==> flow/design.v <==
`timescale 1ns / 1ps
module OV7670_MemController (
    input  logic        clk,
    input  logic        reset,
    input  logic        href,
    input  logic        vsync,
    input  logic [ 7:0] ov7670_data,
    output logic        we,
    output logic [16:0] wAddr,
    output logic [15:0] wData,
    output logic        camera_dp_en,
    output logic        v_finish_camera,
    output logic [ 9:0] x_pixel_camera,
    output logic [ 9:0] y_pixel_camera
);
    logic [15:0] pixel_data;
    logic [ 9:0] h_counter;   
    logic [ 9:0] v_counter;   
    assign wAddr = v_counter * 320 + h_counter[9:1];
    assign wData = pixel_data;
    assign x_pixel_camera = h_counter / 2;
    assign y_pixel_camera = v_counter;
    assign camera_dp_en = ((x_pixel_camera < 320) && (y_pixel_camera < 240));
    always_ff @(posedge clk, posedge reset) begin
        if (reset) begin
            h_counter  <= 0;
            pixel_data <= 0;
            we         <= 1'b0;
        end else begin
            if (href) begin
                h_counter <= h_counter + 1;
                if (h_counter[0] == 0) begin
                    pixel_data[15:8] <= ov7670_data;
                    we               <= 1'b0;
                end else begin
                    pixel_data[7:0] <= ov7670_data;
                    we              <= 1'b1;
                end
            end else begin
                h_counter <= 0;
                we        <= 1'b0;
            end
        end
    end
    always_ff @(posedge clk, posedge reset) begin
        if (reset) begin
            v_counter <= 0;
        end else begin
            if (vsync) begin
                v_counter <= 0;
            end else begin
                if (h_counter == (320 * 2 - 1)) begin
                    v_counter <= v_counter + 1;
                end
            end
        end
    end
    logic v_sync_flag;
    always_ff @(posedge clk or posedge reset) begin
        if (reset) begin
            v_sync_flag <= 0;
            v_finish_camera <= 0;
        end else if (vsync) begin
            if (!v_sync_flag) begin
                v_sync_flag <= 1;
                v_finish_camera <= 1;
            end else begin
                v_finish_camera <= 0;
            end
        end else begin
            v_sync_flag <= 0;
            v_finish_camera <= 0;
        end
    end
endmodule
module negedge_detect (
    input  logic clk,
    input  logic reset,
    input  logic x,
    output logic o_tick
);
    logic tmp_reg;
    always_ff @(posedge clk or posedge reset) begin
        if (reset) begin
            tmp_reg <= 0;
        end else begin
            tmp_reg <= x;
        end
    end
    assign o_tick = (~x) & tmp_reg;
endmodule
`timescale 1ns / 1ps
module rgb_to_hsv (
    input  logic [4:0] r_data,
    input  logic [5:0] g_data,
    input  logic [4:0] b_data,
    output logic [1:0] r_g_decision,     
    output logic [7:0] s_data,
    output logic [7:0] v_data
);
    localparam GREEN_R_MAX_THRESHOLD = 120;
    localparam GREEN_G_MIN_THRESHOLD = 180;
    localparam GREEN_B_MAX_THRESHOLD = 120;
    localparam RED_R_MIN_THRESHOLD = 190;
    localparam RED_G_MAX_THRESHOLD = 100;
    localparam RED_B_MAX_THRESHOLD = 100;
    logic [7:0] r_8b;
    logic [7:0] g_8b;
    logic [7:0] b_8b;
    logic [7:0] max_val;
    logic [7:0] min_val;
    assign r_8b = {r_data, r_data[4:2]};
    assign g_8b = {g_data, g_data[5:4]};
    assign b_8b = {b_data, b_data[4:2]};
    always_comb begin
        if ((g_8b >= GREEN_G_MIN_THRESHOLD) && (r_8b <= GREEN_R_MAX_THRESHOLD) && (b_8b <= GREEN_B_MAX_THRESHOLD)) begin
            r_g_decision = 1;
        end
        else if ((r_8b >= RED_R_MIN_THRESHOLD) && (g_8b <= RED_G_MAX_THRESHOLD) && (b_8b <= RED_B_MAX_THRESHOLD)) begin
            r_g_decision = 0;
        end else begin
            r_g_decision = 2;
        end
    end
    find_max_val U_MAX_VAL (
        .x1 (r_8b),
        .x2 (g_8b),
        .x3 (b_8b),
        .max(max_val)
    );
    find_min_val U_MIN_VAL (
        .x1 (r_8b),
        .x2 (g_8b),
        .x3 (b_8b),
        .min(min_val)
    );
    assign v_data = max_val;
    always_comb begin
        if (!max_val) begin
            s_data = 0;
        end else begin
            s_data = ((max_val - min_val) * 255) / max_val;
        end
    end
endmodule
module find_max_val (
    input  logic [7:0] x1,
    input  logic [7:0] x2,
    input  logic [7:0] x3,
    output logic [7:0] max
);
    logic [7:0] temp_max;
    assign temp_max = (x1 > x2) ? x1 : x2;
    assign max = (temp_max > x3) ? temp_max : x3;
endmodule
module find_min_val (
    input  logic [7:0] x1,
    input  logic [7:0] x2,
    input  logic [7:0] x3,
    output logic [7:0] min
);
    logic [7:0] temp_min;
    assign temp_min = (x1 < x2) ? x1 : x2;
    assign min = (temp_min < x3) ? temp_min : x3;
endmodule
`timescale 1ns / 1ps
module Label_Gen (
    input  logic [7:0] s_data,
    input  logic [7:0] v_data,
    input  logic [1:0] r_g_decision,
    output logic [2:0] label_data
);
    localparam ROAD = 0;
    localparam WALK_ROAD = 1;
    localparam BACKGROUND = 2;
    localparam CAR = 3;
    localparam HUMAN = 4;
    localparam ROAD_V_THRESHOLD = 38;
    localparam ROAD_S_THRESHOLD = 77;
    localparam WALK_V_THRESHOLD = 179;
    localparam WALK_S_THRESHOLD = 51;
    always_comb begin
        if (r_g_decision == 0) begin
            label_data = CAR;
        end 
        else if (r_g_decision == 1) begin
            label_data = HUMAN;
        end 
        else if ((v_data >= WALK_V_THRESHOLD) && (s_data <= WALK_S_THRESHOLD)) begin
            label_data = WALK_ROAD;
        end
        else if((v_data <= ROAD_V_THRESHOLD) && (s_data <= ROAD_S_THRESHOLD)) begin
            label_data = ROAD;
        end 
        else begin
            label_data = BACKGROUND;
        end
    end
endmodule
`timescale 1ns / 1ps
module cam_pixel_labeler (
    input  logic        clk,
    input  logic        reset,
    input  logic        href,
    input  logic        vsync,
    input  logic [ 7:0] ov7670_data,
    output logic        we,
    output logic [16:0] wAddr,
    output logic [ 2:0] label_data,
    output logic        camera_dp_en,
    output logic        v_finish_camera,
    output logic [ 9:0] x_pixel_camera,
    output logic [ 9:0] y_pixel_camera
);
    logic [15:0] ov7670_wData;
    logic [ 1:0] r_g_decision;
    logic [ 7:0] s_data;
    logic [ 7:0] v_data;
    OV7670_MemController U_OV7670_MemController (
        .clk            (clk),
        .reset          (reset),
        .href           (href),
        .vsync          (vsync),
        .ov7670_data    (ov7670_data),
        .we             (we),
        .wAddr          (wAddr),
        .wData          (ov7670_wData),
        .camera_dp_en   (camera_dp_en),
        .v_finish_camera(v_finish_camera),
        .x_pixel_camera (x_pixel_camera),
        .y_pixel_camera (y_pixel_camera)
    );
    rgb_to_hsv U_rgb_to_hsv (
        .r_data      (ov7670_wData[15:11]),
        .g_data      (ov7670_wData[10:5]),
        .b_data      (ov7670_wData[4:0]),
        .s_data      (s_data),
        .v_data      (v_data),
        .r_g_decision(r_g_decision)
    );
    Label_Gen U_Label_Gen (
        .r_g_decision(r_g_decision),
        .s_data      (s_data),
        .v_data      (v_data),
        .label_data  (label_data)
    );
endmodule
Lab notebook: cam_pixel_labeler

Tool chain data of cam_pixel_labeler
Tool output for the design above before and after an edit, in the order of the flow.
"before" refers to lines of the RTL above, "after" to lines of the edited file.
"diff" is "after" less "before", of the values as shown; "change_rel_pct" is that difference over "before", in percent.
Library cell names are shortened.
{ "inputs": {"top_module": "cam_pixel_labeler", "clock": "clk", "cell_library": "sky130hd", "pvt_corner": "tt_025C_1v80"} }

Edit of the RTL
The edit as a unified diff against the file above.
A script made this edit. It changes what the design does and was not meant as an optimisation.
begin of diff
@@ -29,5 +29,5 @@
         end else begin
             if (href) begin
-                h_counter <= h_counter + 1;
+                h_counter <= h_counter - 1;
                 if (h_counter[0] == 0) begin
                     pixel_data[15:8] <= ov7670_data;
end of diff

Word level
Yosys after proc, flatten, opt, wreduce and memory -nomap, before mapping. Memory bits, and registers merged into a memory's read port (data or address), are not among the register bits. Print and check cells are not counted. Equal cells are merged and count once.
{ "classes": {"columns": ["element", "before", "after", "diff", "change_rel_pct"], "rows": [
  ["mux", 19, 19, 0, 0.00],
  ["bitwise", 1, 1, 0, 0.00],
  ["mul", 2, 2, 0, 0.00],
  ["n_addsub", 4, 4, 0, 0.00],
  ["n_eq", 2, 2, 0, 0.00],
  ["cmp", 16, 16, 0, 0.00],
  ["div_mod_pow", 1, 1, 0, 0.00],
  ["reduce_and_logical", 12, 12, 0, 0.00]
]} }
{ "op_table": {"columns": ["cell", "before", "after", "diff", "change_rel_pct"], "rows": [
  ["adder 10 x 1 -> 10 bit with constant B", 2, 1, -1, -50.00],
  ["subtractor 10 x 1 -> 10 bit with constant B", 0, 1, 1, null]
]} }
Unchanged operator kinds not shown: 25.
{ "word_totals": {"columns": ["element", "before", "after", "diff", "change_rel_pct"], "rows": [
  ["reg_bits", 39, 39, 0, 0.00],
  ["output_inout_bits", 43, 43, 0, 0.00]
]} }

Depth
Depth = most cells in a row (Yosys ltp): at word level without a register or memory, in the mapped netlist without a sequential cell, where the memories' decode and read muxes count.
{ "depth": {"columns": ["element", "before", "after", "diff", "change_rel_pct"], "rows": [
  ["ltp_word", 14, 14, 0, 0.00],
  ["abc_area", "0", "0", null, null],
  ["ltp_mapped", 478, 497, 19, 3.97],
  ["ltp_nobuf", 448, 468, 20, 4.46]
]} }

Netlist
The flow's flattened synthesis, as Yosys stat reports it; memories are mapped. The netlist is that of the ABC_AREA named above (0 if unset); the other value can give another one.
{ "by_type": {"columns": ["type", "before", "after", "diff", "change_rel_pct"], "rows": [
  ["nor2_1", 248, 318, 70, 28.23],
  ["a21o_1", 48, 79, 31, 64.58],
  ["nand2_1", 277, 254, -23, -8.30],
  ["buf_6", 22, 2, -20, -90.91],
  ["and2_1", 35, 54, 19, 54.29],
  ["nand4_1", 45, 61, 16, 35.56],
  ["buf_2", 3, 19, 16, 533.33],
  ["a21o_2", 15, 0, -15, -100.00],
  ["and3_2", 15, 0, -15, -100.00],
  ["o21a_1", 154, 168, 14, 9.09],
  ["or3_1", 17, 31, 14, 82.35],
  ["nand3_2", 14, 0, -14, -100.00],
  ["mux2_2", 48, 59, 11, 22.92],
  ["nor2b_1", 19, 30, 11, 57.89],
  ["a211oi_1", 28, 38, 10, 35.71],
  ["o211ai_1", 27, 37, 10, 37.04],
  ["and2_2", 10, 0, -10, -100.00],
  ["nor3_2", 16, 7, -9, -56.25]
]} }
Unchanged cell types not shown: 16.
The list need not be complete.
{ "synth_totals": {"columns": ["element", "before", "after", "diff", "change_rel_pct"], "rows": [
  ["mapped_cells", 3185, 3232, 47, 1.48],
  ["buffers", 96, 86, -10, -10.42],
  ["synth_area_mm2", 0.023988, 0.0235088, -0.0004792, -2.00],
  ["flip_flops", 39, 39, 0, 0.00],
  ["seqArea_mm2", 0.0009759, 0.0009759, 0.0000000, 0.00]
]} }
The figures by module come from a second, unflattened synthesis with its own total; it is not the netlist above.
{ "hier_totals": {"columns": ["element", "before", "after", "diff", "change_rel_pct"], "rows": [
  ["hier_cells", 3569, 3432, -137, -3.84],
  ["hier_area_mm2", 0.0254945, 0.02477, -0.0007245, -2.84]
]} }
Each row is one instance without its submodules.
{ "modules_before": {"columns": ["mod", "area_mm2", "seq_area_mm2", "cells", "instances"], "rows": [
  ["rgb_to_hsv", 0.0217972, 0, 3173, 1],
  ["OV7670_MemController", 0.0023447, 0.0009759, 213, 1],
  ["find_max_val", 0.0006882, 0, 98, 1],
  ["find_min_val", 0.0005705, 0, 71, 1],
  ["Label_Gen", 0.0000938, 0, 14, 1],
  ["cam_pixel_labeler", 0, 0, 0, 1]
]} }
{ "modules_after": {"columns": ["mod", "area_mm2", "seq_area_mm2", "cells", "instances"], "rows": [
  ["rgb_to_hsv", 0.0210277, 0, 3031, 1],
  ["OV7670_MemController", 0.0023898, 0.0009759, 218, 1],
  ["find_max_val", 0.0006882, 0, 98, 1],
  ["find_min_val", 0.0005705, 0, 71, 1],
  ["Label_Gen", 0.0000938, 0, 14, 1],
  ["cam_pixel_labeler", 0, 0, 0, 1]
]} }

Path before layout
Path of least setup slack by OpenSTA after synthesis, without wires, with an ideal clock, recovery checks aside; 20% of the period is set as input and as output delay. Where synthesis merged equal registers, the netlist keeps one of their names.
{ "synth_path": {"columns": ["element", "before", "after", "diff", "change_rel_pct"], "rows": [
  ["path_kind", "reg-to-output", "reg-to-output", null, null],
  ["startpoint", "register U_OV7670_MemController.pixel_data[6]", "register U_OV7670_MemController.pixel_data[6]", null, null],
  ["endpoint", "output port label_data[1]", "output port label_data[1]", null, null],
  ["n_path_buf", 33, 33, 0, 0.00],
  ["launch_ns", 0.000, 0.000, 0.000, null],
  ["clock_period_ns", 150.0, 150.0, 0.0, 0.00],
  ["path_stages", 457, 468, 11, 2.41],
  ["t_arrival_ns", 87.373, 89.333, 1.960, 2.24],
  ["out_delay_ns", 30.000, 30.000, 0.000, 0.00],
  ["slack_ns", 32.627, 30.667, -1.960, null],
  ["required_ns", 120.000, 120.000, 0.000, 0.00],
  ["path_delay_ns", 87.373, 89.333, 1.960, 2.24],
  ["period_less_setup_slack_ns", 117.373, 119.333, 1.960, 1.67]
]} }
"path_delay_ns" is the arrival time less input delay plus setup time.
At an output port there is no setup time.
"path_stages": output pins that drive a net of the path, with the launching flip-flop's if there is one; two outputs of one cell count as two.
"period_less_setup_slack_ns" is the clock period less the worst setup slack; recovery checks do not enter. This is arithmetic on one report: input and output delays are still those of the set period (20% each).
Between the ends stands the longest chain of elaborated cells between them, by number of cells; it is not shown to be the way that was timed. Of several equally long chains one is given.
A line is the first line of the expression or statement that the cell stems from. Yosys adds cells for indexed reads and writes and turns some case tables into memories.
{ "synth_via_before": {"cell_sequence": "dfrtp_1 inv_1 ha_1 and4_1 nand2b_1 a21o_1 buf_4 a21o_1 and2_1 ha_1 nand2_1 nor3_1 a31oi_4 and2_4 buf_12 a21oi_1 inv_1 ha_1 (+421 left out) and3_2 buf_4 nand2_1 o31ai_1 ha_1 o21a_1 o21ai_0 nand2b_1 a21o_1 a21o_1 a21o_1 a21oi_1 nand2_1 nor4_1 nand4_1 nor2_1 o211ai_4 a21o_1", "elab_chain_cells": 14, "cone_cells": 33, "lines_between": 12, "classes_between": "add/sub (1); mul (1); div (1); compare (10); eq/ne (1); mux (11); reduce/logical (8)"} }
{ "synth_rtl_before": {"columns": ["element", "line", "source"], "rows": [
  ["start: declaration", 16, "logic [15:0] pixel_data;"],
  ["start: assignment", 27, "pixel_data <= 0;"],
  ["start: assignment", 36, "pixel_data[7:0] <= ov7670_data;"],
  ["> comparator 8 bit", 153, "assign temp_max = (x1 > x2) ? x1 : x2;"],
  ["2-to-1 mux 8 bit", 153, null],
  ["> comparator 8 bit", 154, "assign max = (temp_max > x3) ? temp_max : x3;"],
  ["2-to-1 mux 8 bit", 154, null],
  ["subtractor 8 x 8 -> 9 bit", 142, "s_data = ((max_val - min_val) * 255) / max_val;"],
  ["multiplier 32 x 8 -> 32 bit", 142, null],
  ["divider 32 x 8 -> 32 bit", 142, null],
  ["2-to-1 mux 8 bit", 139, "if (!max_val) begin"],
  ["<= comparator 8 x 7 -> 1 bit", 192, "else if((v_data <= ROAD_V_THRESHOLD) && (s_data <= ROAD_S_THRESHOLD)) begin"],
  ["logical AND 1 bit", 192, null],
  ["2-to-1 mux 2 bit", 192, null],
  ["2-to-1 mux 3 bit", 189, "else if ((v_data >= WALK_V_THRESHOLD) && (s_data <= WALK_S_THRESHOLD)) begin"],
  ["2-to-1 mux 3 bit", 186, "else if (r_g_decision == 1) begin"],
  ["2-to-1 mux 3 bit", 183, "if (r_g_decision == 0) begin"],
  ["end: declaration", 209, "output logic [ 2:0] label_data,"]
]} }
{ "synth_via_after": {"cell_sequence": "dfrtp_1 inv_1 ha_1 and4_1 nand2b_1 a21o_1 buf_4 nand2_1 mux2_2 ha_1 a21o_1 a22oi_1 a31oi_2 and2_1 buf_6 a21oi_1 inv_1 ha_1 (+432 left out) mux2i_1 ha_1 o21a_1 o21a_1 o21ai_0 nand2b_1 a21o_1 a21o_1 a21o_1 a21oi_1 o21ai_0 a221o_1 a221oi_1 nand4_1 a2111o_1 or4b_4 o21ai_1 a41oi_1", "elab_chain_cells": 14, "cone_cells": 33, "lines_between": 12, "classes_between": "add/sub (1); mul (1); div (1); compare (10); eq/ne (1); mux (11); reduce/logical (8)"} }
{ "synth_rtl_after": {"columns": ["element", "line", "source"], "rows": [
  ["start: declaration", 16, "logic [15:0] pixel_data;"],
  ["start: assignment", 27, "pixel_data <= 0;"],
  ["start: assignment", 36, "pixel_data[7:0] <= ov7670_data;"],
  ["> comparator 8 bit", 153, "assign temp_max = (x1 > x2) ? x1 : x2;"],
  ["2-to-1 mux 8 bit", 153, null],
  ["> comparator 8 bit", 154, "assign max = (temp_max > x3) ? temp_max : x3;"],
  ["2-to-1 mux 8 bit", 154, null],
  ["subtractor 8 x 8 -> 9 bit", 142, "s_data = ((max_val - min_val) * 255) / max_val;"],
  ["multiplier 32 x 8 -> 32 bit", 142, null],
  ["divider 32 x 8 -> 32 bit", 142, null],
  ["2-to-1 mux 8 bit", 139, "if (!max_val) begin"],
  ["<= comparator 8 x 7 -> 1 bit", 192, "else if((v_data <= ROAD_V_THRESHOLD) && (s_data <= ROAD_S_THRESHOLD)) begin"],
  ["logical AND 1 bit", 192, null],
  ["2-to-1 mux 2 bit", 192, null],
  ["2-to-1 mux 3 bit", 189, "else if ((v_data >= WALK_V_THRESHOLD) && (s_data <= WALK_S_THRESHOLD)) begin"],
  ["2-to-1 mux 3 bit", 186, "else if (r_g_decision == 1) begin"],
  ["2-to-1 mux 3 bit", 183, "if (r_g_decision == 0) begin"],
  ["end: declaration", 209, "output logic [ 2:0] label_data,"]
]} }

Path in the finished layout
From the final timing report of each run of set A: the path of least setup slack in the routed layout; clock arrival at registers is part of the times.
{ "layout_path": {"columns": ["element", "before", "after", "diff", "change_rel_pct"], "rows": [
  ["path_kind", "reg-to-output", "reg-to-output", null, null],
  ["startpoint", "register U_OV7670_MemController.pixel_data[10]", "register U_OV7670_MemController.pixel_data[9]", null, null],
  ["endpoint", "output port label_data[1]", "output port label_data[1]", null, null],
  ["required_ns", 120.00, 120.00, 0.00, 0.00],
  ["path_stages", 436, 438, 2, 0.46],
  ["slack_ns", 20.92, 16.32, -4.60, null],
  ["clock_period_ns", 150.0, 150.0, 0.0, 0.00],
  ["out_delay_ns", 30.00, 30.00, 0.00, 0.00],
  ["t_arrival_ns", 99.08, 103.68, 4.60, 4.64],
  ["launch_ns", 0.28, 0.28, 0.00, 0.00],
  ["n_path_buf", 9, 6, -3, -33.33]
]} }
Between the ends stands the longest chain of elaborated cells between them, by number of cells; it is not shown to be the way that was timed. Of several equally long chains one is given.
{ "layout_via_before": {"cell_sequence": "dfrtp_1 inv_1 ha_1 nand2_1 o21ai_1 nand2_1 a21bo_1 nand2_1 ha_1 a21o_1 a22oi_2 a31oi_4 and2_4 a21oi_1 inv_1 buf_4 ha_1 fa_1 (+400 left out) and3_2 nand2_1 o31ai_1 ha_1 o21a_1 o21ai_0 nand2b_1 a21o_1 a21o_1 a21o_1 a21oi_1 nand2_1 nor4_1 nand4_1 nor2_1 o211ai_4 a21o_1 clkdlybuf4s50_1", "elab_chain_cells": 14, "cone_cells": 33, "lines_between": 12, "classes_between": "add/sub (1); mul (1); div (1); compare (10); eq/ne (1); mux (11); reduce/logical (8)"} }
{ "layout_rtl_before": {"columns": ["element", "line", "source"], "rows": [
  ["start: declaration", 16, "logic [15:0] pixel_data;"],
  ["start: assignment", 27, "pixel_data <= 0;"],
  ["start: assignment", 33, "pixel_data[15:8] <= ov7670_data;"],
  ["> comparator 8 bit", 153, "assign temp_max = (x1 > x2) ? x1 : x2;"],
  ["2-to-1 mux 8 bit", 153, null],
  ["> comparator 8 bit", 154, "assign max = (temp_max > x3) ? temp_max : x3;"],
  ["2-to-1 mux 8 bit", 154, null],
  ["subtractor 8 x 8 -> 9 bit", 142, "s_data = ((max_val - min_val) * 255) / max_val;"],
  ["multiplier 32 x 8 -> 32 bit", 142, null],
  ["divider 32 x 8 -> 32 bit", 142, null],
  ["2-to-1 mux 8 bit", 139, "if (!max_val) begin"],
  ["<= comparator 8 x 7 -> 1 bit", 192, "else if((v_data <= ROAD_V_THRESHOLD) && (s_data <= ROAD_S_THRESHOLD)) begin"],
  ["logical AND 1 bit", 192, null],
  ["2-to-1 mux 2 bit", 192, null],
  ["2-to-1 mux 3 bit", 189, "else if ((v_data >= WALK_V_THRESHOLD) && (s_data <= WALK_S_THRESHOLD)) begin"],
  ["2-to-1 mux 3 bit", 186, "else if (r_g_decision == 1) begin"],
  ["2-to-1 mux 3 bit", 183, "if (r_g_decision == 0) begin"],
  ["end: declaration", 209, "output logic [ 2:0] label_data,"]
]} }
{ "layout_via_after": {"cell_sequence": "dfrtp_1 inv_1 ha_1 nand2_1 o21ai_2 nand2_1 nand2_1 mux2_2 ha_1 nand3_1 o21bai_1 a31oi_2 and2_1 nor2_1 a21oi_4 buf_4 inv_1 xnor2_1 (+402 left out) ha_1 o21a_1 o21a_1 o21ai_0 nand2b_1 a21o_1 a21o_1 a21o_1 a21oi_1 o21ai_0 a221o_1 a221oi_1 nand4_1 a2111o_1 or4b_4 o21ai_1 a41oi_1 clkdlybuf4s50_1", "elab_chain_cells": 14, "cone_cells": 33, "lines_between": 12, "classes_between": "add/sub (1); mul (1); div (1); compare (10); eq/ne (1); mux (11); reduce/logical (8)"} }
{ "layout_rtl_after": {"columns": ["element", "line", "source"], "rows": [
  ["start: declaration", 16, "logic [15:0] pixel_data;"],
  ["start: assignment", 27, "pixel_data <= 0;"],
  ["start: assignment", 33, "pixel_data[15:8] <= ov7670_data;"],
  ["> comparator 8 bit", 153, "assign temp_max = (x1 > x2) ? x1 : x2;"],
  ["2-to-1 mux 8 bit", 153, null],
  ["> comparator 8 bit", 154, "assign max = (temp_max > x3) ? temp_max : x3;"],
  ["2-to-1 mux 8 bit", 154, null],
  ["subtractor 8 x 8 -> 9 bit", 142, "s_data = ((max_val - min_val) * 255) / max_val;"],
  ["multiplier 32 x 8 -> 32 bit", 142, null],
  ["divider 32 x 8 -> 32 bit", 142, null],
  ["2-to-1 mux 8 bit", 139, "if (!max_val) begin"],
  ["<= comparator 8 x 7 -> 1 bit", 192, "else if((v_data <= ROAD_V_THRESHOLD) && (s_data <= ROAD_S_THRESHOLD)) begin"],
  ["logical AND 1 bit", 192, null],
  ["2-to-1 mux 2 bit", 192, null],
  ["2-to-1 mux 3 bit", 189, "else if ((v_data >= WALK_V_THRESHOLD) && (s_data <= WALK_S_THRESHOLD)) begin"],
  ["2-to-1 mux 3 bit", 186, "else if (r_g_decision == 1) begin"],
  ["2-to-1 mux 3 bit", 183, "if (r_g_decision == 0) begin"],
  ["end: declaration", 209, "output logic [ 2:0] label_data,"]
]} }

Layout results
Both versions went through the flow (Yosys, OpenROAD) with the same settings in each pair. Constraints: input delay and output delay 20% of the set period each, output load 0.01 pF.
{ "settings_set_A": {"CORE_UTILIZATION": 40, "period_ns": 150.0, "CAP_MARGIN": 20, "CORE_MARGIN": 2, "SLEW_MARGIN": 20} }
{ "results_set_A": {"columns": ["element", "before", "after", "diff", "change_rel_pct"], "rows": [
  ["timing.setup.tns_ns", 0.000, 0.000, 0.000, null],
  ["utilization_pct", 42.5, 42.9, 0.4, null],
  ["final_die_area_mm2", 0.0619437, 0.0607277, -0.0012160, -1.96],
  ["ws_hold_ns", 0.394, 0.395, 0.001, null],
  ["final_cell_area_mm2", 0.0251253, 0.0248601, -0.0002652, -1.06],
  ["worst_setup_slack_ns", 20.923, 16.320, -4.603, null],
  ["post_synth_area_mm2", 0.023988, 0.0235088, -0.0004792, -2.00],
  ["achieved_clock_period_ns", 129.077, 133.680, 4.603, 3.57]
]} }
{ "settings_set_B": {"ABC_AREA": 1, "CELL_PAD_IN_SITES_DETAIL_PLACEMENT": 0, "CORE_MARGIN": 4, "CORE_UTILIZATION": 52, "CTS_CLUSTER_SIZE": 41, "GPL_TIMING_DRIVEN": 0, "PLACE_DENSITY_LB_ADDON": 0.24, "TNS_END_PERCENT": 85, "period_ns": 186.0, "CAP_MARGIN": 20, "SLEW_MARGIN": 20} }
{ "results_set_B": {"columns": ["element", "before", "after", "diff", "change_rel_pct"], "rows": [
  ["timing.setup.tns_ns", 0.000, 0.000, 0.000, null],
  ["utilization_pct", 56.2, 56.1, -0.1, null],
  ["final_die_area_mm2", 0.0548777, 0.0588354, 0.0039577, 7.21],
  ["ws_hold_ns", 0.398, 0.394, -0.004, null],
  ["final_cell_area_mm2", 0.0283147, 0.0303716, 0.0020569, 7.26],
  ["worst_setup_slack_ns", 66.442, 63.788, -2.654, null],
  ["post_synth_area_mm2", 0.0266205, 0.0286099, 0.0019894, 7.47],
  ["achieved_clock_period_ns", 119.558, 122.212, 2.654, 2.22]
]} }
"achieved_clock_period_ns": clock period set for the run, less the worst setup slack. It is reckoned from that one timing run; input and output delays stay at 20% of the period that was set.
